==> flow/design.v <==
`timescale 1ns / 1ps
module Rx (
    input  logic        clk_fpga,   
    input  logic        reset,      
    input  logic        RxD,       
    output logic [7:0]  RxData,
    output logic        data_valid      
);
    parameter int clk_freq    = 100_000_000;
    parameter int baud_rate   = 115200;
    parameter int div_sample  = 4;    
    parameter int div_counter = clk_freq / (baud_rate * div_sample);
    parameter int mid_sample  = div_sample / 2;
    parameter int div_bit     = 10;   
    typedef enum logic {IDLE=0, RECEIVING=1} state_t;
    state_t state, nextstate;
    logic [3:0]  bit_counter;         
    logic [1:0]  sample_counter;      
    logic [13:0] baudrate_counter;    
    logic [9:0]  rxshift_reg;         
    logic shift;
    logic clear_bitcounter, inc_bitcounter;
    logic clear_samplecounter, inc_samplecounter;
    assign RxData = rxshift_reg[8:1];    
    always_ff @(posedge clk_fpga or posedge reset) begin
        if (reset) begin
            state            <= IDLE;
            bit_counter      <= '0;
            sample_counter   <= '0;
            baudrate_counter <= '0;
            rxshift_reg      <= '0;
            data_valid       <= 1'b0;
        end else begin
            data_valid <= 1'b0;     
            baudrate_counter <= baudrate_counter + 1;
            if (baudrate_counter >= div_counter - 1) begin
                baudrate_counter <= 0;
                state <= nextstate;
                if (shift)
                    rxshift_reg <= {RxD, rxshift_reg[9:1]};
                if (clear_samplecounter)
                    sample_counter <= 0;
                else if (inc_samplecounter)
                    sample_counter <= sample_counter + 1;
                if (clear_bitcounter)
                    bit_counter <= 0;
                else if (inc_bitcounter)
                    bit_counter <= bit_counter + 1;
                if (state == RECEIVING &&
                    bit_counter == div_bit - 1 &&
                    sample_counter == div_sample - 1) begin
                    data_valid <= 1'b1;
                end
            end
        end
    end
    always_comb begin
        shift               = 1'b0;
        clear_samplecounter = 1'b0;
        inc_samplecounter   = 1'b0;
        clear_bitcounter    = 1'b0;
        inc_bitcounter      = 1'b0;
        nextstate           = state;
        case (state)
            IDLE: begin
                if (!RxD) begin
                    nextstate           = RECEIVING;
                    clear_bitcounter    = 1'b1;
                    clear_samplecounter = 1'b1;
                end
            end
            RECEIVING: begin
                nextstate = RECEIVING;
                if (sample_counter == mid_sample - 1)
                    shift = 1'b1;
                if (sample_counter == div_sample - 1) begin
                    inc_bitcounter     = 1'b1;
                    clear_samplecounter= 1'b1;
                    if (bit_counter == div_bit - 1)
                        nextstate = IDLE;
                end else begin
                    inc_samplecounter = 1'b1;
                end
            end
            default: nextstate = IDLE;
        endcase
    end
endmodule
module Tx #(
    parameter integer CLOCK_FREQ = 100_000_000,
    parameter integer BAUD_RATE  = 115200
) (
    input  logic        clk,
    input  logic        reset,
    input  logic        ready,       
    input  logic [7:0]  tx_data,
    output logic        TxD,
    output logic        tdre         
);
    localparam integer CYCLES_PER_BIT = (CLOCK_FREQ + BAUD_RATE - 1) / BAUD_RATE;  
    localparam integer BAUD_MAX       = (CYCLES_PER_BIT > 0) ? (CYCLES_PER_BIT - 1) : 0;
    localparam integer BAUD_CNT_WIDTH = $clog2(BAUD_MAX + 1);
    typedef enum logic [1:0] {
        S_MARK,    
        S_START,   
        S_DATA,    
        S_STOP     
    } state_t;
    state_t state, next_state;
    logic [7:0] txbuff;
    logic [2:0] bit_count;
    logic [BAUD_CNT_WIDTH-1:0] baud_count;
    logic ready_sync;
    always_ff @(posedge clk or posedge reset) begin
        if (reset)
            ready_sync <= 1'b0;
        else
            ready_sync <= ready;
    end
    always_ff @(posedge clk or posedge reset) begin
        if (reset)
            state <= S_MARK;
        else
            state <= next_state;
    end
    always_comb begin
        next_state = state;
        case (state)
            S_MARK: begin
                if (ready_sync && tdre)
                    next_state = S_START;
            end
            S_START: begin
                if (baud_count == BAUD_MAX)
                    next_state = S_DATA;
            end
            S_DATA: begin
                if ((baud_count == BAUD_MAX) && (bit_count == 3'd7))
                    next_state = S_STOP;
            end
            S_STOP: begin
                if (baud_count == BAUD_MAX)
                    next_state = S_MARK;
            end
            default: next_state = S_MARK;
        endcase
    end
    always_ff @(posedge clk or posedge reset) begin
        if (reset) begin
            TxD        <= 1'b1;
            tdre       <= 1'b1;
            baud_count <= '0;
            bit_count  <= '0;
            txbuff     <= '0;
        end else begin
            case (state)
                S_MARK: begin
                    TxD        <= 1'b1;
                    baud_count <= '0;
                    bit_count  <= '0;
                    if (ready_sync && tdre) begin
                        txbuff <= tx_data;   
                        tdre   <= 1'b0;      
                    end else begin
                        tdre   <= 1'b1;      
                    end
                end
                S_START: begin
                    TxD <= 1'b0;  
                    if (baud_count == BAUD_MAX) begin
                        baud_count <= '0;
                    end else begin
                        baud_count <= baud_count + 1;
                    end
                end
                S_DATA: begin
                    TxD <= txbuff[0];  
                    if (baud_count == BAUD_MAX) begin
                        baud_count <= '0;
                        txbuff    <= {1'b0, txbuff[7:1]};
                        bit_count <= bit_count + 1;
                    end else begin
                        baud_count <= baud_count + 1;
                    end
                end
                S_STOP: begin
                    TxD <= 1'b1;  
                    if (baud_count == BAUD_MAX) begin
                        baud_count <= '0;
                        tdre       <= 1'b1;  
                    end else begin
                        baud_count <= baud_count + 1;
                    end
                end
                default: begin
                    TxD        <= 1'b1;
                    tdre       <= 1'b1;
                    baud_count <= '0;
                    bit_count  <= '0;
                end
            endcase
        end
    end
endmodule
`timescale 1ns / 1ps
module command_parser (
    input  logic clk,
    input  logic reset,
    input  logic [7:0] rx_byte,
    input  logic       rx_valid,
    input  logic       cmd_ack,
    output logic       cmd_ready,
    output logic       seq_sel,    
    output logic [7:0] n_value
);
    typedef enum logic [2:0] {
        S_WAIT_LETTER,
        S_WAIT_COMMA,
        S_WAIT_NUM1,
        S_WAIT_LF,
        S_DONE
    } pstate_t;
    pstate_t state;
    logic [7:0] tens;
    logic       got_two_digits;
    assign cmd_ready = (state == S_DONE);
    always_ff @(posedge clk or posedge reset) begin
        if (reset) begin
            state          <= S_WAIT_LETTER;
            seq_sel        <= 1'b0;
            n_value        <= 8'd0;
            tens           <= 8'd0;
            got_two_digits <= 1'b0;
        end else begin
            if (cmd_ack && state == S_DONE) begin
                state <= S_WAIT_LETTER;
            end else if (rx_valid) begin
                unique case (state)
                    S_WAIT_LETTER: begin
                        if (rx_byte == "P") begin
                            seq_sel <= 1'b0;
                            state   <= S_WAIT_COMMA;
                        end else if (rx_byte == "M") begin
                            seq_sel <= 1'b1;
                            state   <= S_WAIT_COMMA;
                        end else begin
                            state <= S_WAIT_LETTER;  
                        end
                    end
                    S_WAIT_COMMA: begin
                        if (rx_byte == ",")
                            state <= S_WAIT_NUM1;
                        else
                            state <= S_WAIT_LETTER;  
                    end
                    S_WAIT_NUM1: begin
                        if (rx_byte >= "0" && rx_byte <= "9") begin
                            tens           <= rx_byte - "0";
                            got_two_digits <= 1'b0;
                            state          <= S_WAIT_LF;
                        end else begin
                            state <= S_WAIT_LETTER;
                        end
                    end
                    S_WAIT_LF: begin
                        if (rx_byte >= "0" && rx_byte <= "9") begin
                            n_value        <= (tens * 10) + (rx_byte - "0");
                            got_two_digits <= 1'b1;
                        end else if (rx_byte == "\n" || rx_byte == 8'h0D) begin
                            if (!got_two_digits)
                                n_value <= tens;
                            state <= S_DONE;
                        end
                    end
                    S_DONE: begin
                        state <= S_DONE;
                    end
                    default: state <= S_WAIT_LETTER;
                endcase
            end
        end
    end
endmodule
`timescale 1ns / 1ps
module padovan_unit (
    input  logic        clk,
    input  logic        reset,
    input  logic        start,
    input  logic [7:0]  n,
    output logic [31:0] result,
    output logic        done
);
    typedef enum logic [1:0] {IDLE, INIT, LOOP, FINISH} state_t;
    state_t state;
    logic [31:0] p0, p1, p2;
    logic [7:0]  i;
    always_ff @(posedge clk or posedge reset) begin
        if (reset) begin
            state  <= IDLE;
            result <= 32'd0;
            done   <= 1'b0;
        end else begin
            done <= 1'b0;
            case (state)
                IDLE: begin
                    if (start)
                        state <= INIT;
                end
                INIT: begin
                    p0 <= 32'd1;
                    p1 <= 32'd1;
                    p2 <= 32'd1;
                    i  <= 8'd3;
                    if (n == 0 || n == 1 || n == 2) begin
                        result <= 32'd1;
                        state  <= FINISH;
                    end else begin
                        state <= LOOP;
                    end
                end
                LOOP: begin
                    if (i <= n) begin
                        logic [31:0] new_p;
                        new_p = p0 + p1;
                        p0 <= p1;
                        p1 <= p2;
                        p2 <= new_p;
                        i  <= i + 1;
                        if (i == n) begin
                            result <= new_p;
                            state  <= FINISH;
                        end
                    end
                end
                FINISH: begin
                    done  <= 1'b1;
                    state <= IDLE;
                end
            endcase
        end
    end
endmodule
`timescale 1ns / 1ps
module moser_unit (
    input  logic        clk,
    input  logic        reset,
    input  logic        start,
    input  logic [7:0]  n,
    output logic [31:0] result,
    output logic        done
);
    typedef enum logic [1:0] {IDLE, RUN, FINISH} state_t;
    state_t state;
    logic [7:0]  n_work;
    logic [31:0] acc;
    logic [2:0]  pos;
    always_ff @(posedge clk or posedge reset) begin
        if (reset) begin
            state  <= IDLE;
            result <= 32'd0;
            done   <= 1'b0;
        end else begin
            done <= 1'b0;
            case (state)
                IDLE: begin
                    if (start) begin
                        if (n == 0) begin
                            result <= 32'd0;
                            state  <= FINISH;
                        end else begin
                            n_work <= n;
                            acc    <= 32'd0;
                            pos    <= 3'd0;
                            state  <= RUN;
                        end
                    end
                end
                RUN: begin
                    if (n_work != 0) begin
                        acc    <= acc | ({31'd0, n_work[0]} << {pos, 1'b0});
                        pos    <= pos + 3'd1;
                        n_work <= n_work >> 1;
                    end else begin
                        result <= acc;
                        state  <= FINISH;
                    end
                end
                FINISH: begin
                    done  <= 1'b1;
                    state <= IDLE;
                end
            endcase
        end
    end
endmodule
`timescale 1ns / 1ps
module top_cmd_uart #(
    parameter integer CLOCK_FREQ = 100_000_000,
    parameter integer BAUD_RATE  = 115200
)(
    input  logic       clk,
    input  logic       reset,
    input  logic       RxD,
    output logic       TxD,
    output logic [7:0] led
);
    logic [7:0] rx_byte;
    logic       rx_valid;
    Rx #(
        .clk_freq  (CLOCK_FREQ),
        .baud_rate (BAUD_RATE)
    ) u_rx (
        .clk_fpga   (clk),
        .reset      (reset),
        .RxD        (RxD),
        .RxData     (rx_byte),
        .data_valid (rx_valid)
    );
    logic [7:0] tx_data;
    logic       tx_start;
    logic       tx_free;
    Tx #(
        .CLOCK_FREQ (CLOCK_FREQ),
        .BAUD_RATE  (BAUD_RATE)
    ) u_tx (
        .clk    (clk),
        .reset  (reset),
        .ready  (tx_start),
        .tx_data(tx_data),
        .TxD    (TxD),
        .tdre   (tx_free)
    );
    logic       cmd_ready;
    logic       seq_sel;      
    logic [7:0] n_value;
    logic       cmd_ack;
    command_parser u_parser (
        .clk      (clk),
        .reset    (reset),
        .rx_byte  (rx_byte),
        .rx_valid (rx_valid),
        .cmd_ack  (cmd_ack),
        .cmd_ready(cmd_ready),
        .seq_sel  (seq_sel),
        .n_value  (n_value)
    );
    logic        pad_start, pad_done;
    logic [31:0] pad_res;
    padovan_unit u_pad (
        .clk    (clk),
        .reset  (reset),
        .start  (pad_start),
        .n      (n_value),
        .result (pad_res),
        .done   (pad_done)
    );
    logic        mos_start, mos_done;
    logic [31:0] mos_res;
    moser_unit u_mos (
        .clk    (clk),
        .reset  (reset),
        .start  (mos_start),
        .n      (n_value),
        .result (mos_res),
        .done   (mos_done)
    );
    typedef enum logic [2:0] {
        S_WAIT_CMD,
        S_START_CALC,
        S_WAIT_CALC,
        S_SEND_B0,
        S_SEND_B1,
        S_SEND_B2,
        S_SEND_B3
    } main_state_t;
    main_state_t state;
    logic [31:0] result_reg;
    logic        tx_wait;    
    assign cmd_ack = (state == S_START_CALC);
    assign pad_start = (state == S_START_CALC) && (cmd_ready) && (seq_sel == 1'b0);
    assign mos_start = (state == S_START_CALC) && (cmd_ready) && (seq_sel == 1'b1);
    assign led = rx_byte;
    always_ff @(posedge clk or posedge reset) begin
        if (reset) begin
            state    <= S_WAIT_CMD;
            tx_data  <= 8'd0;
            tx_start <= 1'b0;
            result_reg <= 32'd0;
            tx_wait  <= 1'b0;
        end else begin
            tx_start <= 1'b0;  
            if (tx_wait && !tx_free)
                tx_wait <= 1'b0;
            case (state)
                S_WAIT_CMD: begin
                    if (cmd_ready) begin
                        state <= S_START_CALC;
                    end
                end
                S_START_CALC: begin
                    state <= S_WAIT_CALC;
                end
                S_WAIT_CALC: begin
                    if (!seq_sel && pad_done) begin
                        result_reg <= pad_res;
                        state      <= S_SEND_B0;
                    end else if (seq_sel && mos_done) begin
                        result_reg <= mos_res;
                        state      <= S_SEND_B0;
                    end
                end
                S_SEND_B0: begin
                    if (tx_free && !tx_wait) begin
                        tx_data  <= result_reg[31:24];
                        tx_start <= 1'b1;
                        tx_wait  <= 1'b1;
                        state    <= S_SEND_B1;
                    end
                end
                S_SEND_B1: begin
                    if (tx_free && !tx_wait) begin
                        tx_data  <= result_reg[23:16];
                        tx_start <= 1'b1;
                        tx_wait  <= 1'b1;
                        state    <= S_SEND_B2;
                    end
                end
                S_SEND_B2: begin
                    if (tx_free && !tx_wait) begin
                        tx_data  <= result_reg[15:8];
                        tx_start <= 1'b1;
                        tx_wait  <= 1'b1;
                        state    <= S_SEND_B3;
                    end
                end
                S_SEND_B3: begin
                    if (tx_free && !tx_wait) begin
                        tx_data  <= result_reg[7:0];
                        tx_start <= 1'b1;
                        tx_wait  <= 1'b1;
                        state    <= S_WAIT_CMD;  
                    end
                end
                default: state <= S_WAIT_CMD;
            endcase
        end
    end
endmodule
# Tool chain data of top_cmd_uart
# What the tools print for top_cmd_uart, step after step.
# Line numbers count from 1 in the design file above.
# Operators carry their Yosys type and port widths (W data, S select, Z words).
# A cell with n/a has no value.
dict set report setup {
  top_module {top_cmd_uart}
  clock_port {clk}
  lib {sky130hd}
  lib_corner {tt_025C_1v80}
}

# Word level
# Counts by Yosys on the flattened word-level netlist (proc, flatten, opt, wreduce; memories kept). Register bits leave out memories and registers merged into their read ports (data or address). Print and check cells are left out.
dict set report bits {
  output_inout_bits 9
  in_bits 3
  reg_bits 341
  wordCells 288
}
dict set report op_classes {
  cmp 4
  shifts 1
  reduce_and_logical 63
  logic 5
  muxes 111
  equal 56
  multipliers 1
  add_sub_neg 11
}
# operator count
set op_table {}
lappend op_table {{$mux W32} 14}
lappend op_table {{$pmux W32 S2} 6}
lappend op_table {{$mux W8} 13}
lappend op_table {{$mux W3} 16}
lappend op_table {{$pmux W8 S2} 3}
lappend op_table {{$shl A1 B4 Y32} 1}
lappend op_table {{$add A32 B32 Y32} 1}
lappend op_table {{$or A32 B32 Y32} 1}
lappend op_table {{$pmux W8 S4} 1}
lappend op_table {{$mux W2} 14}
lappend op_table {{$ne A2 B1 Y1 const B} 13}
lappend op_table {{$reduce_and A4 Y1} 6}
lappend op_table {{$mul A8 B3 Y7 const B} 1}
lappend op_table {{$mux W1} 23}
lappend op_table {{$reduce_bool A2 Y1} 11}
lappend op_table {{$pmux W3 S7} 1}
lappend op_table {{$reduce_and A5 Y1} 4}
lappend op_table {{$pmux W10 S2} 1}
lappend op_table {{$ne A2 B2 Y1 const B} 9}
lappend op_table {{$eq A8 B4 Y1 const B} 2}
lappend op_table {{$sub A8 B6 Y8 const B} 2}
lappend op_table {{$eq A8 B7 Y1 const B} 2}
lappend op_table {{$pmux W2 S4} 2}
lappend op_table {{$pmux W1 S2} 8}
lappend op_table {{$eq A3 B3 Y1 const B} 5}
lappend op_table {{$pmux W3 S5} 1}
lappend op_table {{$add A14 B1 Y14 const B} 1}
lappend op_table {{$ge A14 B8 Y1 const B} 1}
# Not listed: further kinds 44, cells in them 89.

# Longest topological paths
# Depth = most cells in a row (Yosys ltp): at word level without a register or memory, in the mapped netlist without a sequential cell, where the memories' decode and read muxes count.
dict set report depth {
  ltp_word 7
  abc_area 1
  depth_mapped 17
  mapped_depth_nobuf 17
}

# Mapped cells and area
# Yosys stat after the flow's synthesis: flattened, memories mapped to cells. It holds for the ABC_AREA given above (unset counts as 0); a run with the other value may have another netlist.
# The area totals of this step are shown rounded.
# cell count type_area_um2
set types {}
lappend types {sky130_fd_sc_hd__dfrtp_1 173 4.33E+03}
lappend types {sky130_fd_sc_hd__edfxtp_1 123 3.69E+03}
lappend types {sky130_fd_sc_hd__nand2_1 515 1.93E+03}
lappend types {sky130_fd_sc_hd__inv_1 337 1.26E+03}
lappend types {sky130_fd_sc_hd__ha_1 73 913.376}
lappend types {sky130_fd_sc_hd__o21ai_0 114 570.547}
lappend types {sky130_fd_sc_hd__nor2_1 139 521.75}
lappend types {sky130_fd_sc_hd__nand3_1 80 400.384}
lappend types {sky130_fd_sc_hd__a21oi_1 63 315.302}
lappend types {sky130_fd_sc_hd__dfstp_2 7 183.926}
lappend types {sky130_fd_sc_hd__nand4_1 19 118.864}
lappend types {sky130_fd_sc_hd__o211ai_1 15 112.608}
lappend types {sky130_fd_sc_hd__o22ai_1 16 100.096}
lappend types {sky130_fd_sc_hd__nor3_1 19 95.091}
lappend types {sky130_fd_sc_hd__xnor2_1 10 87.584}
lappend types {sky130_fd_sc_hd__clkbuf_1 20 75.072}
lappend types {sky130_fd_sc_hd__a211oi_1 8 60.058}
lappend types {sky130_fd_sc_hd__buf_4 8 60.058}
# Not listed: further types 31, cells in them 107.
dict set report mapped {
  synth_area_um2 15610
  ff_cells 303
  buffers 47
  cells 1846
  sequential_area_um2 8207
}

# Worst setup path after synthesis
# Source: OpenSTA report_checks on the synthesized netlist (no wires, ideal clock, input and output delay 20% of the period each), path of least setup slack; recovery checks are left aside. Register names are those of the netlist, which keeps one name where synthesis merged equal registers.
dict set report synth_timing {
  path_type {input-to-reg}
  from {input reset}
  to {register u_pad.i[0]}
  clock_period_ns 10.0
  arrival_ns 4.453
  launch_ns 2.000
  input_delay_ns 2.000
  required_ns 9.529
  path_slack_ns 5.076
  path_stages 2
  setup_time_ns 0.471
  n_path_buf 0
  path_delay_ns 2.924
  synth_period_reached_ns 4.924
}
# "path_delay_ns" is the arrival time less input delay plus setup time.
# "path_stages" counts driving pins, that of a launching flip-flop among them; a cell with two outputs on the path counts twice.
# "synth_period_reached_ns" is the clock period less the worst setup slack; recovery checks do not enter. This is arithmetic on one report: input and output delays are still those of the set period (20% each).
# Between the ends stands the longest chain of elaborated cells between them, by number of cells; it is not shown to be the way that was timed. Of several equally long chains one is given.
# A line is the first line of the expression or statement that the cell stems from. Yosys adds cells for indexed reads and writes and turns some case tables into memories.
dict set report synth_between {
  path_cell_list {sky130_fd_sc_hd__nor2_1 > sky130_fd_sc_hd__o21a_1}
  elab_chain_cells 2
  cells_between 2
  lines_between 0
  classes_between {1 x logic; 1 x reduce/logical}
}
# item line
set synth_rtl {}
lappend synth_rtl {{from (decl)} 402} ;# input  logic       reset,
lappend synth_rtl {{$not A1 Y1} n/a}
lappend synth_rtl {{$reduce_and A3 Y1} n/a}
lappend synth_rtl {{to (assign)} 313} ;# i  <= 8'd3;
lappend synth_rtl {{to (assign)} 328} ;# i  <= i + 1;
lappend synth_rtl {{to (decl)} 296} ;# logic [7:0]  i;

# Path in the finished layout
# Path of least setup slack in the final report of run A (OpenROAD, finished layout, wires in). Where an end is a register, its clock arrival counts in the times.
dict set report layout_timing {
  path_type {reg-to-reg}
  from {register u_parser.tens[1]}
  to {register u_parser.n_value[6]}
  arrival_ns 3.38
  clock_period_ns 5.87
  required_ns 6.27
  n_path_buf 0
  path_slack_ns 2.89
  setup_time_ns 0.12
  path_stages 12
  launch_ns 0.52
}
# Between the ends stands the longest chain of elaborated cells between them, by number of cells; it is not shown to be the way that was timed. Of several equally long chains one is given.
# At most two assigning lines are given for a register; there are more.
dict set report layout_between {
  path_cell_list {sky130_fd_sc_hd__dfrtp_1 > sky130_fd_sc_hd__ha_1 > sky130_fd_sc_hd__ha_1 > sky130_fd_sc_hd__fa_1 > sky130_fd_sc_hd__ha_1 > sky130_fd_sc_hd__ha_1 > sky130_fd_sc_hd__a21oi_1 > sky130_fd_sc_hd__o21ai_0 > sky130_fd_sc_hd__xnor2_1 > sky130_fd_sc_hd__nand2_1 > sky130_fd_sc_hd__o211ai_1 > sky130_fd_sc_hd__o21ai_0}
  elab_chain_cells 3
  cells_between 3
  lines_between 2
  classes_between {1 x add/sub; 1 x mul; 1 x mux}
}
# item line
set layout_rtl {}
lappend layout_rtl {{from (decl)} 224} ;# logic [7:0] tens;
lappend layout_rtl {{from (assign)} 232} ;# tens           <= 8'd0;
lappend layout_rtl {{from (assign)} 258} ;# tens           <= rx_byte - "0";
lappend layout_rtl {{$mul A8 B3 Y7} 267} ;# n_value        <= (tens * 10) + (rx_byte - "0");
lappend layout_rtl {{$add A8 B8 Y8} 267}
lappend layout_rtl {{$mux W8} 266} ;# if (rx_byte >= "0" && rx_byte <= "9") begin
lappend layout_rtl {{to (assign)} 267}
lappend layout_rtl {{to (assign)} 271} ;# n_value <= tens;
lappend layout_rtl {{to (decl)} 214} ;# output logic [7:0] n_value

# Flow runs of top_cmd_uart

Flow measurements of top_cmd_uart on sky130hd: 3 stored runs with different settings, listed in no order. Input and output delays are each 20% of the period that was set; the output load is 0.01 pF.
"timing.achieved_period_ns" means the clock period less the worst setup slack. The figure is calculated, with input and output delays left at 20% of the set period.
"power_total_uw": no workload was simulated; the value follows from the tool's default switching activity.
Measured values are rounded.

[flow] run A: files
==> flow/run.sh <==
#!/bin/bash
# the make line also repeats the synthesis and layout settings of config.mk as NAME=value (left out here)
make -C /OpenROAD-flow-scripts/flow DESIGN_CONFIG=/design/flow/config.mk WORK_HOME=/design/flow/orfs CLKGATE_MAP_FILE= finish
==> flow/config.mk <==
export PLATFORM = sky130hd
export DESIGN_NAME = top_cmd_uart
export DESIGN_NICKNAME = top_cmd_uart
export VERILOG_FILES = /design/flow/design.v
export SDC_FILE = /design/flow/constraint.sdc
export NUM_CORES = 4
export LEC_CHECK = 0
export ABC_AREA = 1
export CAP_MARGIN = 15
export CORE_MARGIN = 2
export CORE_UTILIZATION = 36
export CTS_CLUSTER_SIZE = 83
export GPL_TIMING_DRIVEN = 0
export PLACE_DENSITY = 0.83
export SETUP_SLACK_MARGIN = 0.48
export SLEW_MARGIN = 20
==> flow/constraint.sdc <==
create_clock -name core_clock -period 5.87 [get_ports {clk}]
set_input_delay 1.1740 -clock core_clock [delete_from_list [all_inputs] [get_ports {clk}]]
set_output_delay 1.1740 -clock core_clock [all_outputs]
set_load 0.01 [all_outputs]

[flow] run A: metrics
[metrics] holdWs_ns = 0.351
[metrics] power_total_uw = 4831
[metrics] timing.setup.tns_ns = 0.000
[metrics] design.die.area_um2 = 45040
[metrics] final_util_pct = 41.4
[metrics] post_synth_area_um2 = 15610
[metrics] timing.achieved_period_ns = 2.984
[metrics] finish.stdcell_area_um2 = 17750
[metrics] worstSetupSlack_ns = 2.886

[flow] run B: files
==> flow/run.sh <==
#!/bin/bash
# the make line also repeats the synthesis and layout settings of config.mk as NAME=value (left out here)
make -C /OpenROAD-flow-scripts/flow DESIGN_CONFIG=/design/flow/config.mk WORK_HOME=/design/flow/orfs CLKGATE_MAP_FILE= finish
==> flow/config.mk <==
export PLATFORM = sky130hd
export DESIGN_NAME = top_cmd_uart
export DESIGN_NICKNAME = top_cmd_uart
export VERILOG_FILES = /design/flow/design.v
export SDC_FILE = /design/flow/constraint.sdc
export NUM_CORES = 4
export LEC_CHECK = 0
export CAP_MARGIN = 20
export CORE_MARGIN = 2
export CORE_UTILIZATION = 40
export SETUP_SLACK_MARGIN = 1.1
export SLEW_MARGIN = 20
==> flow/constraint.sdc <==
create_clock -name core_clock -period 4.05 [get_ports {clk}]
set_input_delay 0.8100 -clock core_clock [delete_from_list [all_inputs] [get_ports {clk}]]
set_output_delay 0.8100 -clock core_clock [all_outputs]
set_load 0.01 [all_outputs]

[flow] run B: metrics
[metrics] holdWs_ns = 0.345
[metrics] post_synth_area_um2 = 14690
[metrics] finish.stdcell_area_um2 = 16590
[metrics] worstSetupSlack_ns = 1.241
[metrics] timing.achieved_period_ns = 2.809
[metrics] power_total_uw = 7102
[metrics] timing.setup.tns_ns = 0.000
[metrics] final_util_pct = 45.6
[metrics] design.die.area_um2 = 38280

[flow] run C: files
==> flow/run.sh <==
#!/bin/bash
# the make line also repeats the synthesis and layout settings of config.mk as NAME=value (left out here)
make -C /OpenROAD-flow-scripts/flow DESIGN_CONFIG=/design/flow/config.mk WORK_HOME=/design/flow/orfs CLKGATE_MAP_FILE= finish
==> flow/config.mk <==
export PLATFORM = sky130hd
export DESIGN_NAME = top_cmd_uart
export DESIGN_NICKNAME = top_cmd_uart
export VERILOG_FILES = /design/flow/design.v
export SDC_FILE = /design/flow/constraint.sdc
export NUM_CORES = 4
export LEC_CHECK = 0
export ABC_AREA = 1
export CAP_MARGIN = 20
export CELL_PAD_IN_SITES_DETAIL_PLACEMENT = 1
export CORE_ASPECT_RATIO = 0.65
export CORE_MARGIN = 9
export CORE_UTILIZATION = 33
export CTS_CLUSTER_SIZE = 22
export GPL_ROUTABILITY_DRIVEN = 1
export GPL_TIMING_DRIVEN = 1
export MAX_ROUTING_LAYER = met5
export MIN_ROUTING_LAYER = met2
export PLACE_DENSITY_LB_ADDON = 0.15
export SETUP_SLACK_MARGIN = 1.01
export SLEW_MARGIN = 20
==> flow/constraint.sdc <==
create_clock -name core_clock -period 4.55 [get_ports {clk}]
set_input_delay 0.9100 -clock core_clock [delete_from_list [all_inputs] [get_ports {clk}]]
set_output_delay 0.9100 -clock core_clock [all_outputs]
set_load 0.01 [all_outputs]

[flow] run C: metrics
[metrics] holdWs_ns = 0.357
[metrics] post_synth_area_um2 = 15610
[metrics] finish.stdcell_area_um2 = 17530
[metrics] design.die.area_um2 = 55630
[metrics] timing.achieved_period_ns = 2.893
[metrics] power_total_uw = 6405
[metrics] final_util_pct = 38.0
[metrics] worstSetupSlack_ns = 1.657
[metrics] timing.setup.tns_ns = 0.000
